==> flow/design.v <==
module EX (
    input clk,
    input rst_n,
    input en,
    input stage_ID_EX__EX_regwrite,
    input stage_ID_EX__EX_memtoreg,
    input stage_ID_EX__EX_memread,
    input stage_ID_EX__EX_memwrite,
    input stage_ID_EX__EX_alusrc,
    input [1:0] stage_ID_EX__EX_aluop,
    input stage_ID_EX__EX_regdst,
    input stage_ID_EX__EX_sys_en,
    input [31:0]stage_ID_EX__EX_rs_data,
    input [31:0]stage_ID_EX__EX_rt_data,
    input [4:0]stage_ID_EX__EX_rs_id,
    input [4:0]stage_ID_EX__EX_rt_id,
    input [4:0]stage_ID_EX__EX_rd_id,
    input [31:0]stage_ID_EX__EX_sign_ext,
    input [2:0]stage_ID_EX__EX_funct3,
    input sys__EX_done,
    output reg stage_EX_MEM__MEM_regwrite,
    output reg stage_EX_MEM__MEM_memtoreg,
    output reg stage_EX_MEM__MEM_memread,
    output reg stage_EX_MEM__MEM_memwrite,
    output reg [31:0] stage_EX_MEM__MEM_alures,
    output reg [31:0] stage_EX_MEM__MEM_store_data,
    output reg [4:0]  stage_EX_MEM__MEM_rd_id,
    output EX__HDUbr_regwrite,
    output EX__HDU_memread,
    output [4:0] EX__HDU_HDUbr_rd_id,
    output reg  EX_stall_for_sys,
    input  FU__EX_rs_wb,
    input  FU__EX_rs_mem,
    input  FU__EX_rt_wb,
    input  FU__EX_rt_mem,
    input [31:0]  WB__EX_for_help,
    input [31:0]  MEM__EX_for_help
);
localparam S0 = 0;  
localparam S1 = 1;  
wire [31:0] FMP1_out_rs;
wire [31:0] FMP1_out_rt;
wire [31:0] FMP2_out_rs;
wire [31:0] FMP2_out_rt;
wire [31:0] alu_in_rs;
wire [31:0] alu_in_rt;
reg  [31:0] alu_res;
assign FMP1_out_rs = (FU__EX_rs_wb)?WB__EX_for_help:stage_ID_EX__EX_rs_data;
assign FMP1_out_rt = (FU__EX_rt_wb)?WB__EX_for_help:stage_ID_EX__EX_rt_data;
assign FMP2_out_rs = (FU__EX_rs_mem)?MEM__EX_for_help:FMP1_out_rs;
assign FMP2_out_rt = (FU__EX_rt_mem)?MEM__EX_for_help:FMP1_out_rt;
assign alu_in_rs = FMP2_out_rs;
assign alu_in_rt = (stage_ID_EX__EX_alusrc)?stage_ID_EX__EX_sign_ext:FMP2_out_rt;
always@* begin
    case ({stage_ID_EX__EX_aluop,stage_ID_EX__EX_funct3})
        5'b00000: alu_res = alu_in_rs+alu_in_rt;
        5'b01000: alu_res = alu_in_rs+alu_in_rt;
        5'b10000: alu_res = alu_in_rs-alu_in_rt;
        5'b01001: alu_res = alu_in_rs<<alu_in_rt[4:0];
        5'b01101: alu_res = alu_in_rs>>alu_in_rt[4:0];
        5'b10101: alu_res = $signed(alu_in_rs)>>>alu_in_rt[4:0];
        5'b01100: alu_res = alu_in_rs^alu_in_rt;
        5'b01110: alu_res = alu_in_rs|alu_in_rt;
        5'b01111: alu_res = alu_in_rs&alu_in_rt;
        default: alu_res = 32'b0;   
    endcase
end
reg curr_state , next_state;
always@(posedge clk) begin
    if (!rst_n) begin
        curr_state <= 0;
    end
    else begin
        curr_state <= next_state;
    end
end
always@* begin
    next_state = curr_state;
    EX_stall_for_sys = 0;
    case(curr_state) 
        S0: begin
                if (stage_ID_EX__EX_sys_en) begin
                    next_state = S1;
                    EX_stall_for_sys = 1;
                end
        end
        S1: begin
                if(!sys__EX_done)
                    EX_stall_for_sys = 1;
                else begin
                    EX_stall_for_sys = 0;
                    next_state = S0;
                end
        end
    endcase
end
always@(posedge clk) begin
    if(!rst_n) begin
        stage_EX_MEM__MEM_regwrite <= 0;
        stage_EX_MEM__MEM_memtoreg <= 0;
        stage_EX_MEM__MEM_memread <= 0;
        stage_EX_MEM__MEM_memwrite <= 0;
        stage_EX_MEM__MEM_alures <= 0;
        stage_EX_MEM__MEM_store_data <= 0;
        stage_EX_MEM__MEM_rd_id <= 0;
    end
    else begin
        if(en) begin
            stage_EX_MEM__MEM_regwrite <= EX_stall_for_sys?0:stage_ID_EX__EX_regwrite;
            stage_EX_MEM__MEM_memtoreg <= EX_stall_for_sys?0:stage_ID_EX__EX_memtoreg;
            stage_EX_MEM__MEM_memread  <= EX_stall_for_sys?0:stage_ID_EX__EX_memread;
            stage_EX_MEM__MEM_memwrite <= EX_stall_for_sys?0:stage_ID_EX__EX_memwrite;
            stage_EX_MEM__MEM_alures   <= alu_res;
            stage_EX_MEM__MEM_store_data <= FMP2_out_rt;
            stage_EX_MEM__MEM_rd_id      <= stage_ID_EX__EX_regdst?stage_ID_EX__EX_rd_id:stage_ID_EX__EX_rt_id; 
        end
    end
end
assign EX__HDU_HDUbr_rd_id = stage_ID_EX__EX_regdst?stage_ID_EX__EX_rd_id:stage_ID_EX__EX_rt_id;
assign EX__HDU_memread = stage_ID_EX__EX_memread;
assign EX__HDUbr_regwrite = stage_ID_EX__EX_regwrite;
endmodule
From RTL to reports: EX
The steps from the RTL of EX to its reports follow in flow order.
Lines are those of the file above, counted from 1.
Cell names lack the library's common part.
{ "inputs": {"top": "EX", "clock_port": "clk", "library": "sky130hd", "pvt_corner": "tt_025C_1v80"} }

After elaboration
Counts by Yosys on the flattened word-level netlist (proc, flatten, opt, wreduce; memories kept). Register bits leave out memories and registers merged into their read ports (data or address); mux counts leave out enables and synchronous resets folded into registers. Print and check cells are left out. Cells with the same type and inputs are merged into one.
{ "bits": {"reg_bits": 74, "input_bits": 195, "out_inout_bits": 81, "wordCells": 41} }
{ "classes": {"add_sub_neg": 2, "eq_ne": 8, "shift": 3, "n_mux": 14, "bitwise": 4, "reduce_logical": 2} }
{ "ops": {"columns": ["op", "count"], "rows": [
  ["32-bit parallel mux with 8-bit select", 1],
  ["32-bit two-way mux", 5],
  ["32-bit adder", 1],
  ["32-bit subtractor", 1],
  ["32-bit bitwise AND", 1],
  ["32-bit bitwise OR", 1],
  ["32-bit XOR", 1],
  ["32-bit by 5-bit left shift with 32-bit output", 1],
  ["32-bit by 5-bit right shift with 32-bit output", 1],
  ["32-bit by 5-bit >>> shifter with 32-bit output", 1],
  ["5-bit by 4-bit == test with 1-bit output (second input constant)", 6],
  ["5-bit == test (second input constant)", 2],
  ["1-bit two-way mux", 6],
  ["5-bit logical NOT", 1],
  ["5-bit two-way mux", 1],
  ["2-bit OR reduction", 1],
  ["1-bit parallel mux with 2-bit select", 1],
  ["1-bit inverter", 1]
]} }

Longest topological paths
Longest topological path by Yosys (ltp), each cell counted once; first at word level (registers and memories cut), then after technology mapping (sequential cells cut; the memories' decode and read muxes count).
{ "depth": {"depth_word": 5, "abc_area": 0, "mapped_depth": 26, "ltp_nobuf": 20} }

Mapped cells and area
The flow's flattened synthesis, as Yosys stat reports it; memories are mapped. The netlist is that of the ABC_AREA named above (0 if unset); the other value can give another one.
{ "by_type": {"columns": ["cell_type", "count", "area_total_um2"], "rows": [
  ["mux2i_1", 204, 2.04E+03],
  ["dfxtp_1", 74, 1.48E+03],
  ["ha_1", 97, 1.21E+03],
  ["nand2_1", 190, 713.184],
  ["o21ai_0", 136, 680.653],
  ["a21oi_1", 115, 575.552],
  ["nor2_1", 142, 533.011],
  ["mux2_2", 41, 461.693],
  ["xnor2_1", 47, 411.645],
  ["inv_1", 99, 371.606],
  ["nor2b_1", 57, 356.592],
  ["o21a_1", 37, 277.766],
  ["a22oi_1", 36, 270.259],
  ["nand2b_1", 36, 225.216],
  ["buf_6", 19, 213.955],
  ["clkbuf_1", 56, 210.202],
  ["o22ai_1", 32, 200.192],
  ["buf_2", 34, 170.163]
]} }
Not listed: further types 68, cells in them 361.
{ "mapped": {"cell_count": 1813, "synth_area_um2": 13215.2, "seqArea_um2": 1481.4, "flip_flops": 74, "buffers": 127} }

Path before layout
Source: OpenSTA report_checks on the synthesized netlist (no wires, ideal clock, input and output delay 20% of the period each), path of least setup slack; recovery checks are left aside. Register names are those of the netlist, which keeps one name where synthesis merged equal registers.
{ "synth_path": {"path_kind": "input-to-reg", "start": "input FU__EX_rt_wb", "end": "register stage_EX_MEM__MEM_alures[29]", "clock_period_ns": 5.2, "input_delay_ns": 1.040, "setup_ns": 0.127, "t_first_pin_ns": 1.040, "arrival_ns": 5.587, "t_required_ns": 5.073, "path_slack_ns": -0.514, "delay_ns": 4.674, "stages": 24, "n_path_buf": 5, "period_less_setup_slack_ns": 5.714} }
"delay_ns" is the arrival time less input delay plus setup time.
"stages": output pins that drive a net of the path, with the launching flip-flop's if there is one; two outputs of one cell count as two.
"period_less_setup_slack_ns" = period - worst setup slack (recovery checks aside). The figure is calculated, with input and output delays left at 20% of the set period.
The rows between start and end are the longest chain of elaborated cells between them; the timing report does not say that the signal goes this way. Where chains are equally long, one stands for them.
Each line given opens the expression or statement behind the cell; cells for indexed reads and writes are added by Yosys, which also makes memories of some case tables.
{ "synth_between": {"cell_sequence": "buf_6 mux2_2 o221ai_4 buf_6 buf_6 buf_2 buf_2 ha_1 a41oi_1 nor3_2 o311a_1 o21a_2 a31oi_1 xnor2_1 ha_1 a21oi_1 o21ai_0 a211oi_1 nand3b_1 o21ai_0 o221ai_1 nor2b_1 mux2i_1 or3_1", "elab_chain_len": 5, "cells_between": 12, "classes_between": "2 x add/sub; 3 x shift; 4 x mux; 3 x logic"} }
{ "synth_rtl": {"columns": ["item", "line", "source"], "rows": [
  ["from (decl)", 34, "input  FU__EX_rt_wb,"],
  ["32-bit two-way mux", 49, "assign FMP1_out_rt = (FU__EX_rt_wb)?WB__EX_for_help:stage_ID_EX__EX_rt_data;"],
  ["32-bit two-way mux", 51, "assign FMP2_out_rt = (FU__EX_rt_mem)?MEM__EX_for_help:FMP1_out_rt;"],
  ["32-bit two-way mux", 53, "assign alu_in_rt = (stage_ID_EX__EX_alusrc)?stage_ID_EX__EX_sign_ext:FMP2_out_rt;"],
  ["32-bit subtractor", 58, "5'b10000: alu_res = alu_in_rs-alu_in_rt;"],
  ["32-bit parallel mux with 8-bit select", 55, "case ({stage_ID_EX__EX_aluop,stage_ID_EX__EX_funct3})"],
  ["to (assign)", 103, "stage_EX_MEM__MEM_alures <= 0;"],
  ["to (assign)", 113, "stage_EX_MEM__MEM_alures   <= alu_res;"],
  ["to (decl)", 25, "output reg [31:0] stage_EX_MEM__MEM_alures,"]
]} }

Timing after layout
Path of least setup slack in the final report of record 1 (OpenROAD, finished layout, wires in). Where an end is a register, its clock arrival counts in the times.
{ "layout_path": {"path_kind": "input-to-reg", "start": "input FU__EX_rt_mem", "end": "register stage_EX_MEM__MEM_alures[31]", "clock_period_ns": 3.76, "input_delay_ns": 0.75, "setup_ns": 0.10, "t_first_pin_ns": 0.75, "arrival_ns": 5.28, "t_required_ns": 4.04, "path_slack_ns": -1.24, "stages": 25, "n_path_buf": 6} }
{ "layout_between": {"cell_sequence": "buf_8 or2_1 buf_6 o221ai_4 buf_8 buf_12 buf_8 buf_12 ha_4 a41oi_4 nor3_4 o311a_1 o21a_4 nand2_4 xnor2_1 ha_2 and4_1 nand4_1 nor2_1 nand4_1 o211ai_1 a21oi_1 o31a_1 xnor2_1 a21o_1"} }
{ "layout_rtl": {"columns": ["item", "line", "source"], "rows": [
  ["from (decl)", 35, "input  FU__EX_rt_mem,"],
  ["to (assign)", 103, "stage_EX_MEM__MEM_alures <= 0;"],
  ["to (assign)", 113, "stage_EX_MEM__MEM_alures   <= alu_res;"],
  ["to (decl)", 25, "output reg [31:0] stage_EX_MEM__MEM_alures,"]
]} }
Chain of elaborated cells between the ends: none given.

## Implementation results

Settings and measured results of 2 stored flow runs for module EX (sky130hd), not sorted in any way. The constraints put input and output delay at 20% of the set period each and load the outputs with 0.01 pF.
By "achieved_period_ns" is meant the clock period of the run minus its worst setup slack. This is arithmetic on one report: input and output delays are still those of the set period (20% each).
By "worst_path_allowed_less_slack_ns" is meant the share of the clock period that the worst setup path is allowed (20% is reserved at inputs, 20% at outputs), minus its slack. Clock arrival times at its registers enter into it.
By "totalPower_uw" is meant OpenSTA's value without simulated activity: inputs other than the clock are taken to toggle once in ten clock periods, and the tool carries that through the logic.

Record 1
==> flow/run.sh <==
#!/bin/bash
# the make line also repeats the synthesis and layout settings of config.mk as NAME=value (left out here)
make -C /OpenROAD-flow-scripts/flow DESIGN_CONFIG=/design/flow/config.mk WORK_HOME=/design/flow/orfs CLKGATE_MAP_FILE= finish
==> flow/config.mk <==
export PLATFORM = sky130hd
export DESIGN_NAME = EX
export DESIGN_NICKNAME = EX
export VERILOG_FILES = /design/flow/design.v
export SDC_FILE = /design/flow/constraint.sdc
export NUM_CORES = 4
export LEC_CHECK = 0
export ABC_AREA = 0
export CAP_MARGIN = 20
export CELL_PAD_IN_SITES_GLOBAL_PLACEMENT = 1
export CORE_ASPECT_RATIO = 1.83
export CORE_MARGIN = 3
export CORE_UTILIZATION = 40
export CTS_CLUSTER_DIAMETER = 270
export GPL_TIMING_DRIVEN = 0
export HOLD_SLACK_MARGIN = 0.22
export MAX_ROUTING_LAYER = met4
export PLACE_DENSITY = 0.45
export SETUP_SLACK_MARGIN = 0.21
export SLEW_MARGIN = 35
==> flow/constraint.sdc <==
create_clock -name core_clock -period 3.76 [get_ports {clk}]
set_input_delay 0.7520 -clock core_clock [delete_from_list [all_inputs] [get_ports {clk}]]
set_output_delay 0.7520 -clock core_clock [all_outputs]
set_load 0.01 [all_outputs]

==> results of record 1, as JSON <==
{
  "totalPower_uw": 5560,
  "util_frac": 0.593,
  "total_die_area_um2": 35355.8,
  "timing.setup.ws_ns": -1.239,
  "achieved_period_ns": 4.999,
  "synth_area_um2": 13215.2,
  "setupTns_ns": -24.759,
  "final_cell_area_um2": 19203.4,
  "worst_path_allowed_less_slack_ns": 4.25,
  "worstPathKind": "input-to-reg"
}

Record 2
==> flow/run.sh <==
#!/bin/bash
# the make line also repeats the synthesis and layout settings of config.mk as NAME=value (left out here)
make -C /OpenROAD-flow-scripts/flow DESIGN_CONFIG=/design/flow/config.mk WORK_HOME=/design/flow/orfs CLKGATE_MAP_FILE= finish
==> flow/config.mk <==
export PLATFORM = sky130hd
export DESIGN_NAME = EX
export DESIGN_NICKNAME = EX
export VERILOG_FILES = /design/flow/design.v
export SDC_FILE = /design/flow/constraint.sdc
export NUM_CORES = 4
export LEC_CHECK = 0
export ABC_AREA = 1
export CAP_MARGIN = 20
export CORE_MARGIN = 5
export CORE_UTILIZATION = 40
export CTS_CLUSTER_DIAMETER = 270
export SLEW_MARGIN = 20
==> flow/constraint.sdc <==
create_clock -name core_clock -period 5.2 [get_ports {clk}]
set_input_delay 1.0400 -clock core_clock [delete_from_list [all_inputs] [get_ports {clk}]]
set_output_delay 1.0400 -clock core_clock [all_outputs]
set_load 0.01 [all_outputs]

==> results of record 2, as JSON <==
{
  "totalPower_uw": 3524,
  "util_frac": 0.552,
  "total_die_area_um2": 36528.8,
  "timing.setup.ws_ns": 0.126,
  "achieved_period_ns": 5.074,
  "synth_area_um2": 13122.6,
  "setupTns_ns": 0.000,
  "final_cell_area_um2": 17915.9,
  "worst_path_allowed_less_slack_ns": 4.03,
  "worstPathKind": "input-to-reg"
}
